==> flow/design.v <==
module SUBWAY(
    clk,
    rst_n,
    in_valid,
    init,
    in0,
    in1,
    in2,
    in3,
    out_valid,
    out
);
input clk, rst_n;
input in_valid;
input [1:0] init;
input [1:0] in0, in1, in2, in3; 
output reg       out_valid;
output reg [1:0] out;
parameter s_idle = 2'd0;
parameter s_input = 2'd1;
parameter s_cul = 2'd2;
parameter s_output = 2'd3;
genvar NN;
genvar MM;
integer i;
integer j;
parameter IDX = 9;
reg [1:0]current_state;
reg [1:0]next_state;
reg [1:0]init_pos;
reg [5:0]cnt;
reg [1:0]is_road;
reg [1:0] reg_dif;
reg [1:0]move;
wire UorD;
reg reg_UorD;
wire [1:0]dif1;
wire [1:0]dif2;
wire [1:0]dif;
reg [1:0] next_dif;
reg [1:0]next_pos;
reg [1:0]cur_pos;
reg [1:0] next_step[2:0];
wire [1:0]in_wire[3:0];
reg [1:0]in_a[IDX:0];
reg [1:0]in_b[IDX:0];
reg [1:0]in_c[IDX:0];
reg [1:0]in_d[IDX:0];
reg [1:0]out_pipe[54:0];
reg [1:0]road;
always@(posedge clk or negedge rst_n)begin
	if(!rst_n)
        current_state <= s_idle;
    else
        current_state <= next_state;
end
always@(*)begin
	case(current_state)
		s_idle: if(in_valid) next_state = s_input;
				else next_state = s_idle;
		s_input:if (cnt == 6'd7) next_state = s_cul;
				else next_state = s_input;
		s_cul:	if (cnt == 6'd62) next_state = s_output;
				else next_state = s_cul;				
		s_output: if (cnt == 6'd63) next_state = s_idle;
				else next_state = s_output;
		default: next_state = current_state;
	endcase 
end
always @(posedge clk or negedge rst_n) begin
    if(!rst_n)begin
		init_pos <= 2'd0;
    end   
    else
		case(current_state)
			s_idle: if(in_valid)begin
				init_pos <= init;
			end
			default: init_pos <= init_pos;
		endcase
end
always@(posedge clk or negedge rst_n)begin
	if(!rst_n)
        cnt <= 6'b0;
    else
		case(current_state)
			s_idle: cnt <= 6'd0;
			s_input: cnt <= cnt+6'd1;
			s_cul: if(cnt == 6'd62 ) cnt <= 6'd0;
					else cnt <= cnt+6'd1;
			s_output: if(cnt == 6'd63) cnt <= 6'd0;
					else cnt <= cnt+6'd1;
			default: cnt <= cnt;
		endcase
end
always@(posedge clk or negedge rst_n)begin
	if(!rst_n)
        out_valid <= 1'b0;
    else
		case(current_state)
			s_idle: out_valid <= 1'd0;
			s_input: out_valid <= 1'd0;
			s_output: 
				if(cnt == 6'd63) out_valid <= 1'd0;
				else   out_valid <= 1'd1;
			default: out_valid <= 1'd0;
		endcase
end
assign UorD = (cur_pos < road)?1'd0: 1'd1;  
assign dif1 = (cur_pos < road)?road: cur_pos;  
assign dif2 = (cur_pos < road)?cur_pos: road;
assign dif = dif1 - dif2;
always @(posedge clk or negedge rst_n) begin
	if(!rst_n)begin
        reg_UorD <= 2'd0;
    end 
	else begin
		reg_UorD <= UorD;
	end
end
always@(*)begin
	case(cur_pos)
	2'd0: begin
		next_step[0] = 2'b11;
		next_step[1] = in_a[1];
		next_step[2] = in_b[1];
	end
	2'd1: begin
		next_step[0] = in_a[1];
		next_step[1] = in_b[1];
		next_step[2] = in_c[1];
	end
	2'd2: begin
		next_step[0] = in_b[1];
		next_step[1] = in_c[1];
		next_step[2] = in_d[1];
	end
	2'd3: begin
		next_step[0] = in_c[1];
		next_step[1] = in_d[1];
		next_step[2] = 2'b11;
	end
	default: begin
		next_step[0] = in_c[1];
		next_step[1] = in_d[1];
		next_step[2] = 2'b11;
	end
	endcase
end
always@(*)begin
	if (dif != 2'd0) begin
		case(reg_UorD)
		1'd0: 
			case(next_step[2])
			2'd0: move = 2'b01;
			2'd1,
			2'd2,
			2'd3: 
				case(next_step[1])
				2'd0,
				2'd2: move = 2'd0;
				2'd1: move = 2'b11;
				default: move = 2'b0;
				endcase
			default: move = 2'b0;
			endcase
		1'd1: 
			case(next_step[0])
			2'd0: move = 2'b10;
			2'd1,
			2'd2,
			2'd3: 
				case(next_step[1])
				2'd0,
				2'd2: move = 2'd0;
				2'd1: move = 2'b11;
				default: move = 2'b0;
				endcase
			default: move = 2'b0;
			endcase
		default: move = 2'b0;
		endcase
	end
	else begin
		case(next_step[1])
		2'd0,
		2'd2: move = 2'd00;
		2'd1: move = 2'b11;
		default: move = 2'd0;  
		endcase
	end
end
always@(*)begin
	case(cur_pos)
	2'd0:begin
		case (move) 
		2'd1:
			next_pos = 2'd1;
		default:
			next_pos = 2'd0;
		endcase
	end 
	2'd1:begin
		case (move) 
		2'd1:
			next_pos = 2'd2;
		2'd2:
			next_pos = 2'd0;
		default:
			next_pos = 2'd1;
		endcase
	end
	2'd2:begin
		case (move) 
		2'd1:
			next_pos = 2'd3;
		2'd2:
			next_pos = 2'd1;
		default:
			next_pos = 2'd2;
		endcase
	end
	2'd3:begin
		case (move) 
		2'd2:
			next_pos = 2'd2;
		default:
			next_pos = 2'd3;
		endcase
	end
	default:next_pos = cur_pos;
	endcase
end
always@(*)begin
	if (in_b[8] == 2'd0)begin
		is_road = 2'd1;
	end
	else if (in_c[8] == 2'd0)begin
		is_road = 2'd2;
	end
	else if (in_a[8] == 2'd0)begin
		is_road = 2'd0;
	end
	else if (in_d[8] == 2'd0)begin
		is_road = 2'd3;
	end
	else begin
		is_road = 2'd1;
	end
end
always@(posedge clk)begin
	if(!rst_n)begin
        road <= 2'd0;
    end 
	else begin
		case(cnt[2:0])
		3'd0: 
			road <= is_road;
		default: road <= road;
		endcase
	end
end
always @(posedge clk or negedge rst_n) begin
	if(!rst_n)begin
        cur_pos <= 2'd0;
    end 
	else begin
		case(current_state)
		s_idle: cur_pos <= 2'd0;
		s_input: cur_pos <= init_pos;
		s_cul,
		s_output: cur_pos <= next_pos;
		default: cur_pos <= cur_pos;
		endcase
	end
end
always @(posedge clk or negedge rst_n) begin
	if(!rst_n)begin
        out <= 2'd0;
    end 
	else begin
		case(current_state)
		s_idle: out <= 2'd0;
		s_input: out <= 2'd0;
		s_output: 
			if(cnt == 6'd63) out <= 2'd0;
			else out <= out_pipe[0]; 
		default: out <= 2'd0;
		endcase
	end
end
always @(posedge clk or negedge rst_n) begin
	if(!rst_n)begin
		for (i=0; i<55; i=i+1)begin
			out_pipe[i]<=2'd0; 
		end
    end 
	else begin
		case(current_state)
		s_idle: begin
			for (i=0; i<55; i=i+1)begin
				out_pipe[i]<=2'd0; 
			end
		end
		s_output,
		s_cul: begin
			out_pipe[54] <= move;
			for (i=0; i<54; i=i+1)begin
				out_pipe[i]<=out_pipe[i+1]; 
			end
		end
		default: begin
			for (i=0; i<55; i=i+1)begin
				out_pipe[i]<=2'd0; 
			end
		end
		endcase
	end
end
always @(posedge clk or negedge rst_n) begin
    if(!rst_n)begin
        for (i = 0; i<IDX; i=i+1)begin
			in_a[i]<=2'd0;
		end
    end   
    else
		case(current_state)
			s_idle: if(in_valid)begin
						in_a[IDX-1]<=in0;
						for (i = 0; i<IDX-1; i=i+1)begin
							in_a[i]<=in_a[i+1];
						end
					end
					else begin 
						for (i = 0; i<IDX; i=i+1)begin
							in_a[i]<=in_a[i];
						end
					end
			s_input,
			s_cul:if(in_valid)begin
						in_a[IDX-1]<=in0;
						for (i = 0; i<IDX-1; i=i+1)begin
							in_a[i]<=in_a[i+1];
						end
					end
					else begin 
						for (i = 0; i<IDX; i=i+1)begin
							in_a[i]<=in_a[i];
						end
					end
			s_output:begin
				if(in_valid)begin
					in_a[IDX-1]<= in0;
				end
				else begin
					in_a[IDX-1]<= 2'd0;
				end
				for (i = 0; i<IDX-1; i=i+1)begin
					in_a[i]<=in_a[i+1];
				end
			end
			default: begin 
						for (i = 0; i<IDX; i=i+1)begin
							in_a[i]<=in_a[i];
						end
					end
		endcase
end
always @(posedge clk or negedge rst_n) begin
    if(!rst_n)begin
        for (i = 0; i<IDX; i=i+1)begin
			in_b[i]<=2'd0;
		end
    end   
    else
		case(current_state)
			s_idle: if(in_valid)begin
						in_b[IDX-1]<=in1;
						for (i = 0; i<IDX-1; i=i+1)begin
							in_b[i]<=in_b[i+1];
						end
					end
					else begin 
						for (i = 0; i<IDX; i=i+1)begin
							in_b[i]<=in_b[i];
						end
					end
			s_input,
			s_cul:if(in_valid)begin
						in_b[IDX-1]<=in1;
						for (i = 0; i<IDX-1; i=i+1)begin
							in_b[i]<=in_b[i+1];
						end
					end
					else begin 
						for (i = 0; i<IDX; i=i+1)begin
							in_b[i]<=in_b[i];
						end
					end
			s_output:begin
				if(in_valid)begin
					in_b[IDX-1]<= in1;
				end
				else begin
					in_b[IDX-1]<= 2'd0;
				end
				for (i = 0; i<IDX-1; i=i+1)begin
					in_b[i]<=in_b[i+1];
				end
			end
			default: begin 
						for (i = 0; i<IDX; i=i+1)begin
							in_b[i]<=in_b[i];
						end
					end
		endcase
end
always @(posedge clk or negedge rst_n) begin
    if(!rst_n)begin
        for (i = 0; i<IDX; i=i+1)begin
			in_c[i]<=2'd0;
		end
    end   
    else
		case(current_state)
			s_idle: if(in_valid)begin
						in_c[IDX-1]<=in2;
						for (i = 0; i<IDX-1; i=i+1)begin
							in_c[i]<=in_c[i+1];
						end
					end
					else begin 
						for (i = 0; i<IDX; i=i+1)begin
							in_c[i]<=in_c[i];
						end
					end
			s_input,
			s_cul:if(in_valid)begin
						in_c[IDX-1]<=in2;
						for (i = 0; i<IDX-1; i=i+1)begin
							in_c[i]<=in_c[i+1];
						end
					end
					else begin 
						for (i = 0; i<IDX; i=i+1)begin
							in_c[i]<=in_c[i];
						end
					end
			s_output:begin
				if(in_valid)begin
					in_c[IDX-1]<= in2;
				end
				else begin
					in_c[IDX-1]<= 2'd0;
				end
				for (i = 0; i<IDX-1; i=i+1)begin
					in_c[i]<=in_c[i+1];
				end
			end
			default: begin 
						for (i = 0; i<IDX; i=i+1)begin
							in_c[i]<=in_c[i];
						end
					end
		endcase
end
always @(posedge clk or negedge rst_n) begin
    if(!rst_n)begin
        for (i = 0; i<IDX; i=i+1)begin
			in_d[i]<=2'd0;
		end
    end   
    else
		case(current_state)
			s_idle: if(in_valid)begin
						in_d[IDX-1]<=in3;
						for (i = 0; i<IDX-1; i=i+1)begin
							in_d[i]<=in_d[i+1];
						end
					end
					else begin 
						for (i = 0; i<IDX; i=i+1)begin
							in_d[i]<=in_d[i];
						end
					end
			s_input,
			s_cul:if(in_valid)begin
						in_d[IDX-1]<=in3;
						for (i = 0; i<IDX-1; i=i+1)begin
							in_d[i]<=in_d[i+1];
						end
					end
					else begin 
						for (i = 0; i<IDX; i=i+1)begin
							in_d[i]<=in_d[i];
						end
					end
			s_output:begin
				if(in_valid)begin
					in_d[IDX-1]<= in3;
				end
				else begin
					in_d[IDX-1]<= 2'd0;
				end
				for (i = 0; i<IDX-1; i=i+1)begin
					in_d[i]<=in_d[i+1];
				end
			end
			default: begin 
						for (i = 0; i<IDX; i=i+1)begin
							in_d[i]<=in_d[i];
						end
					end
		endcase
end
endmodule
Step by step through the tools: SUBWAY
Tool output for the design above, in the order of the flow. Lines are those of the file above, counted from 1. Library cell names are shortened. Not given: --

Top: SUBWAY. Clock: clk. Library: sky130hd. Library corner: tt_025C_1v80.

After elaboration
Counts by Yosys on the flattened word-level netlist (proc, flatten, opt, wreduce). Print and check cells are left out. Cells with the same type and inputs are merged into one.

The figure for bits in registers is 192. For bits of input ports the number is 13. The entry for output and inout bits reads 3. The entry for word-level cells reads 289.

$add $sub $neg: 2. The entry for magnitude comparators reads 1. Under equality and inequality tests stands 19. For mux-type cells the number is 156. Bitwise operators: 1. Reductions and logical operators: 15.

Operators by type and width (count): two-way mux 2 bit (103); case mux 2 bit (select 2 bit) (37); case mux 2 bit (select 4 bit) (5); case mux 6 bit (select 4 bit) (1); equality test 2 bit (second input constant) (9); zero test 2 bit (8); equality test 2 x 1 -> 1 bit (second input constant) (6); equality test 6 bit (second input constant) (2); two-way mux 6 bit (2); OR reduction 3 bit (3); two-way mux 1 bit (7); adder 6 x 1 -> 6 bit (second input constant) (1); equality test 6 x 3 -> 1 bit (second input constant) (1); case mux 2 bit (select 3 bit) (1); zero test 3 bit (1); inequality test 2 x 1 -> 1 bit (second input constant) (1); subtractor 2 bit (1); < comparator 2 bit (1); AND reduction 2 bit (1); nonzero test 2 bit (1); OR reduction 2 bit (1); inverter 1 bit (1).

Depth
Longest topological path by Yosys (ltp), each cell counted once; first at word level (registers and memories cut), then after technology mapping (sequential cells cut; the memories' decode and read muxes count).

Under depth in word-level cells stands 11. Under ABC_AREA stands 1. For mapped depth the number is 15. Under mapped depth without buffers stands 14.

Synthesis result
Yosys stat after the flow's synthesis: flattened, memories mapped to cells. It holds for the ABC_AREA given above (unset counts as 0); a run with the other value may have another netlist. Totals and module areas in this step are rounded.

The figure for standard cells after synthesis is 742. The figure for cell area after synthesis is 7200 um^2. Under sequential part of the area stands 4800 um^2. The entry for flip-flops reads 194. The figure for buffer cells is 28.

Cell types: dfrtp_1 (count 191, area in all 4.78E+03 um^2); inv_1 (count 170, area in all 638.112 um^2); nor2_1 (count 158, area in all 593.069 um^2); o21ai_0 (count 48, area in all 240.23 um^2); nand2_1 (count 60, area in all 225.216 um^2); a21oi_1 (count 31, area in all 155.149 um^2); nand3_1 (count 23, area in all 115.11 um^2); ha_1 (count 7, area in all 87.584 um^2); buf_2 (count 14, area in all 70.067 um^2); buf_4 (count 9, area in all 67.565 um^2); dfxtp_1 (count 2, area in all 40.038 um^2); dfstp_2 (count 1, area in all 26.275 um^2); buf_6 (count 2, area in all 22.522 um^2); mux2_2 (count 2, area in all 22.522 um^2); nand4_1 (count 3, area in all 18.768 um^2); o31ai_2 (count 1, area in all 12.512 um^2); or2_2 (count 2, area in all 12.512 um^2); clkbuf_1 (count 3, area in all 11.261 um^2).

Not listed: further types 12, cells in them 15.

Path before layout
Source: OpenSTA report_checks on the synthesized netlist (no wires, ideal clock, input and output delay 20% of the period each), path of least setup slack; recovery checks are left aside. Register names are those of the netlist, which keeps one name where synthesis merged equal registers.

Kind: flip-flop to flip-flop. From: reg cur_pos[0]. To: reg cur_pos[0]. Under period stands 2.5 ns. Library setup time: 0.127 ns. The figure for time at the first pin is 0.000 ns. The figure for arrival time is 1.929 ns. Under required time stands 2.373 ns. Setup slack: 0.444 ns. For delay of the path the number is 2.056 ns. Stages: 14. The figure for path buffers is 1. The entry for synthesis period reached reads 2.056 ns.

"delay of the path" = arrival - input delay + setup time. "stages" counts driving pins, that of a launching flip-flop among them; a cell with two outputs on the path counts twice. "synthesis period reached" is the clock period less the worst setup slack; recovery checks do not enter. This is arithmetic on one report: input and output delays are still those of the set period (20% each). The rows between start and end are the longest chain of elaborated cells between them; the timing report does not say that the signal goes this way. Where chains are equally long, one stands for them. A line is the first line of the expression or statement that the cell stems from. Yosys adds cells for indexed reads and writes and turns some case tables into memories. A register here has more assigning lines than the two given.

Path through: dfrtp_1 > buf_4 > inv_2 > ha_1 > nand2_1 > nor3b_1 > nand3_1 > nand2_1 > nand2_1 > ha_1 > o21ai_0 > o21ai_0 > o21ai_0 > o21ai_0. The figure for length of the longest elaborated chain is 11. The entry for elaborated cells on any way between the ends reads 36. Those cells by class: add/sub: 1; compare: 1; eq/ne: 12; mux: 16; reduce/logical: 6.

Ends and longest elaborated chain, post-synthesis: start, declared (line 42) `reg [1:0]cur_pos;`; start, assigned (line 270) `s_input: cur_pos <= init_pos;`; start, assigned (line 272) `s_output: cur_pos <= next_pos;`; equality test 2 bit (line 122) `case(cur_pos)`; case mux 2 bit (select 4 bit) (line 122); equality test 2 x 1 -> 1 bit (line 173) `case(next_step[1])`; two-way mux 2 bit (line 173); case mux 2 bit (select 2 bit) (line 168) `case(next_step[0])`; case mux 2 bit (select 2 bit) (line 152) `case(reg_UorD)`; two-way mux 2 bit (line 151) `if (dif != 2'd0) begin`; equality test 2 bit (line 224) `case (move)`; two-way mux 1 bit (line 224); case mux 2 bit (select 4 bit) (line 194) `case(cur_pos)`; case mux 2 bit (select 3 bit) (line 268) `case(current_state)`; end, assigned (line 270); end, assigned (line 272); end, declared (line 42).

Path in the finished layout
From the final timing report of run 1: the path of least setup slack in the routed layout; clock arrival at registers is part of the times.

Kind: flip-flop to flip-flop. From: reg cur_pos[0]. To: reg cur_pos[0]. Under period stands 3.11 ns. Library setup time: 0.09 ns. The figure for time at the first pin is 0.44 ns. The figure for arrival time is 3.08 ns. Under required time stands 3.46 ns. Setup slack: 0.37 ns. Stages: 14. The figure for path buffers is 0.

The rows between start and end are the longest chain of elaborated cells between them; the timing report does not say that the signal goes this way. Where chains are equally long, one stands for them. A register here has more assigning lines than the two given.

Path through: dfrtp_1 > inv_2 > ha_1 > nand2_1 > nor3b_1 > nand3_1 > nand2_1 > nand2_1 > ha_1 > nand2_1 > o21ai_0 > o21ai_0 > o21ai_0 > o21ai_0. The figure for length of the longest elaborated chain is 11. The entry for elaborated cells on any way between the ends reads 36. Those cells by class: add/sub: 1; compare: 1; eq/ne: 12; mux: 16; reduce/logical: 6.

Ends and longest elaborated chain, post-layout: start, declared (line 42) `reg [1:0]cur_pos;`; start, assigned (line 270) `s_input: cur_pos <= init_pos;`; start, assigned (line 272) `s_output: cur_pos <= next_pos;`; equality test 2 bit (line 122) `case(cur_pos)`; case mux 2 bit (select 4 bit) (line 122); equality test 2 x 1 -> 1 bit (line 173) `case(next_step[1])`; two-way mux 2 bit (line 173); case mux 2 bit (select 2 bit) (line 168) `case(next_step[0])`; case mux 2 bit (select 2 bit) (line 152) `case(reg_UorD)`; two-way mux 2 bit (line 151) `if (dif != 2'd0) begin`; equality test 2 bit (line 224) `case (move)`; two-way mux 1 bit (line 224); case mux 2 bit (select 4 bit) (line 194) `case(cur_pos)`; case mux 2 bit (select 3 bit) (line 268) `case(current_state)`; end, assigned (line 270); end, assigned (line 272); end, declared (line 42).

Lab notebook: SUBWAY

Below are 6 stored runs of the flow (Yosys, OpenROAD; platform sky130hd) on SUBWAY, each with its settings and what was measured, unordered. Constraints: input delay and output delay 20% of the set period each, output load 0.01 pF. By "clock period reached" is meant the clock period of the run minus its worst setup slack. This is arithmetic on one report: input and output delays are still those of the set period (20% each). By "time used up by the worst setup path" is meant the share of the clock period that the worst setup path is allowed (20% is reserved at inputs, 20% at outputs), minus its slack. Clock arrival times at its registers enter into it. "power consumption": no workload was simulated; the value follows from the tool's default switching activity. Measured values are rounded.

Run 1 has these settings: ABC_AREA 1; CAP_MARGIN 35; CELL_PAD_IN_SITES_DETAIL_PLACEMENT 2; CORE_ASPECT_RATIO 0.91; CORE_MARGIN 9; CORE_UTILIZATION 42; CTS_CLUSTER_DIAMETER 301; CTS_CLUSTER_SIZE 30; GPL_ROUTABILITY_DRIVEN 0; MAX_ROUTING_LAYER met4; MIN_ROUTING_LAYER met1; SETUP_SLACK_MARGIN -0.03; SLEW_MARGIN 10; TNS_END_PERCENT 50; period_ns 3.11. For the sum of negative setup slack the run shows 0.000 ns. The measured power consumption is 6,700 uW. The utilization of the finished layout stands at 48%. The measured full die area is 22,000 um^2. For the clock period reached the run shows 2.736 ns. The chip area after synthesis (Yosys) reads 7,200 um^2. The worst setup slack after layout stands at 0.37 ns. The standard-cell area after layout is 8,100 um^2. The time used up by the worst setup path is 2.74 ns. Worst path kind: flip-flop to flip-flop.

Run 2 has these settings: ABC_AREA 1; CAP_MARGIN 35; CELL_PAD_IN_SITES_DETAIL_PLACEMENT 2; CELL_PAD_IN_SITES_GLOBAL_PLACEMENT 3; CORE_ASPECT_RATIO 0.91; CORE_MARGIN 9; CORE_UTILIZATION 42; CTS_CLUSTER_DIAMETER 301; CTS_CLUSTER_SIZE 12; GPL_ROUTABILITY_DRIVEN 0; MAX_ROUTING_LAYER met4; MIN_ROUTING_LAYER met2; SETUP_SLACK_MARGIN -0.03; SLEW_MARGIN 10; TNS_END_PERCENT 50; period_ns 3.11. For the sum of negative setup slack the run shows 0.000 ns. The measured power consumption is 6,700 uW. The utilization of the finished layout stands at 49%. The measured full die area is 22,000 um^2. For the clock period reached the run shows 2.515 ns. The chip area after synthesis (Yosys) reads 7,200 um^2. The worst setup slack after layout stands at 0.60 ns. The standard-cell area after layout is 8,200 um^2. The time used up by the worst setup path is 2.51 ns. Worst path kind: flip-flop to flip-flop.

Run 3 has these settings: ABC_AREA 1; CORE_UTILIZATION 38; GPL_TIMING_DRIVEN 1; MIN_ROUTING_LAYER met1; PLACE_DENSITY_LB_ADDON 0.07; period_ns 1.68; CAP_MARGIN 20; CORE_MARGIN 2; SLEW_MARGIN 20. For the sum of negative setup slack the run shows -0.46 ns. The measured power consumption is 12,000 uW. The utilization of the finished layout stands at 45%. The measured full die area is 20,000 um^2. For the clock period reached the run shows 1.940 ns. The chip area after synthesis (Yosys) reads 7,200 um^2. The worst setup slack after layout stands at -0.26 ns. The standard-cell area after layout is 8,500 um^2. The time used up by the worst setup path is 1.94 ns. Worst path kind: flip-flop to flip-flop.

Run 4 has these settings: ABC_AREA 1; CAP_MARGIN 35; CELL_PAD_IN_SITES_DETAIL_PLACEMENT 2; CORE_ASPECT_RATIO 0.91; CORE_MARGIN 7; CORE_UTILIZATION 21; CTS_CLUSTER_DIAMETER 51; CTS_CLUSTER_SIZE 30; MAX_ROUTING_LAYER met5; MIN_ROUTING_LAYER met2; SETUP_SLACK_MARGIN -0.03; SLEW_MARGIN 10; TNS_END_PERCENT 50; period_ns 1.78. For the sum of negative setup slack the run shows -0.59 ns. The measured power consumption is 13,000 uW. The utilization of the finished layout stands at 26%. The measured full die area is 40,000 um^2. For the clock period reached the run shows 2.058 ns. The chip area after synthesis (Yosys) reads 7,200 um^2. The worst setup slack after layout stands at -0.28 ns. The standard-cell area after layout is 8,900 um^2. The time used up by the worst setup path is 2.06 ns. Worst path kind: flip-flop to flip-flop.

Run 5 has these settings: CELL_PAD_IN_SITES_DETAIL_PLACEMENT 1; CELL_PAD_IN_SITES_GLOBAL_PLACEMENT 1; CORE_UTILIZATION 68; CTS_CLUSTER_SIZE 52; GPL_TIMING_DRIVEN 0; HOLD_SLACK_MARGIN 0.28; MIN_ROUTING_LAYER met1; PLACE_DENSITY_LB_ADDON 0.19; period_ns 3.53; CAP_MARGIN 20; CORE_MARGIN 2; SLEW_MARGIN 20. Outcome: unfinished; error DPL-0033 in clock tree synthesis.

Run 6 has these settings: ABC_AREA 1; CELL_PAD_IN_SITES_DETAIL_PLACEMENT 2; CORE_ASPECT_RATIO 0.68; GPL_ROUTABILITY_DRIVEN 0; GPL_TIMING_DRIVEN 0; HOLD_SLACK_MARGIN 0.26; PLACE_DENSITY 0.41; TNS_END_PERCENT 65; period_ns 2.5; CAP_MARGIN 20; CORE_MARGIN 2; CORE_UTILIZATION 40; SLEW_MARGIN 20. For the sum of negative setup slack the run shows 0.000 ns. The measured power consumption is 8,300 uW. The utilization of the finished layout stands at 47%. The measured full die area is 19,000 um^2. For the clock period reached the run shows 2.479 ns. The chip area after synthesis (Yosys) reads 7,200 um^2. The worst setup slack after layout stands at 0.021 ns. The standard-cell area after layout is 8,400 um^2. The time used up by the worst setup path is 2.48 ns. Worst path kind: flip-flop to flip-flop.
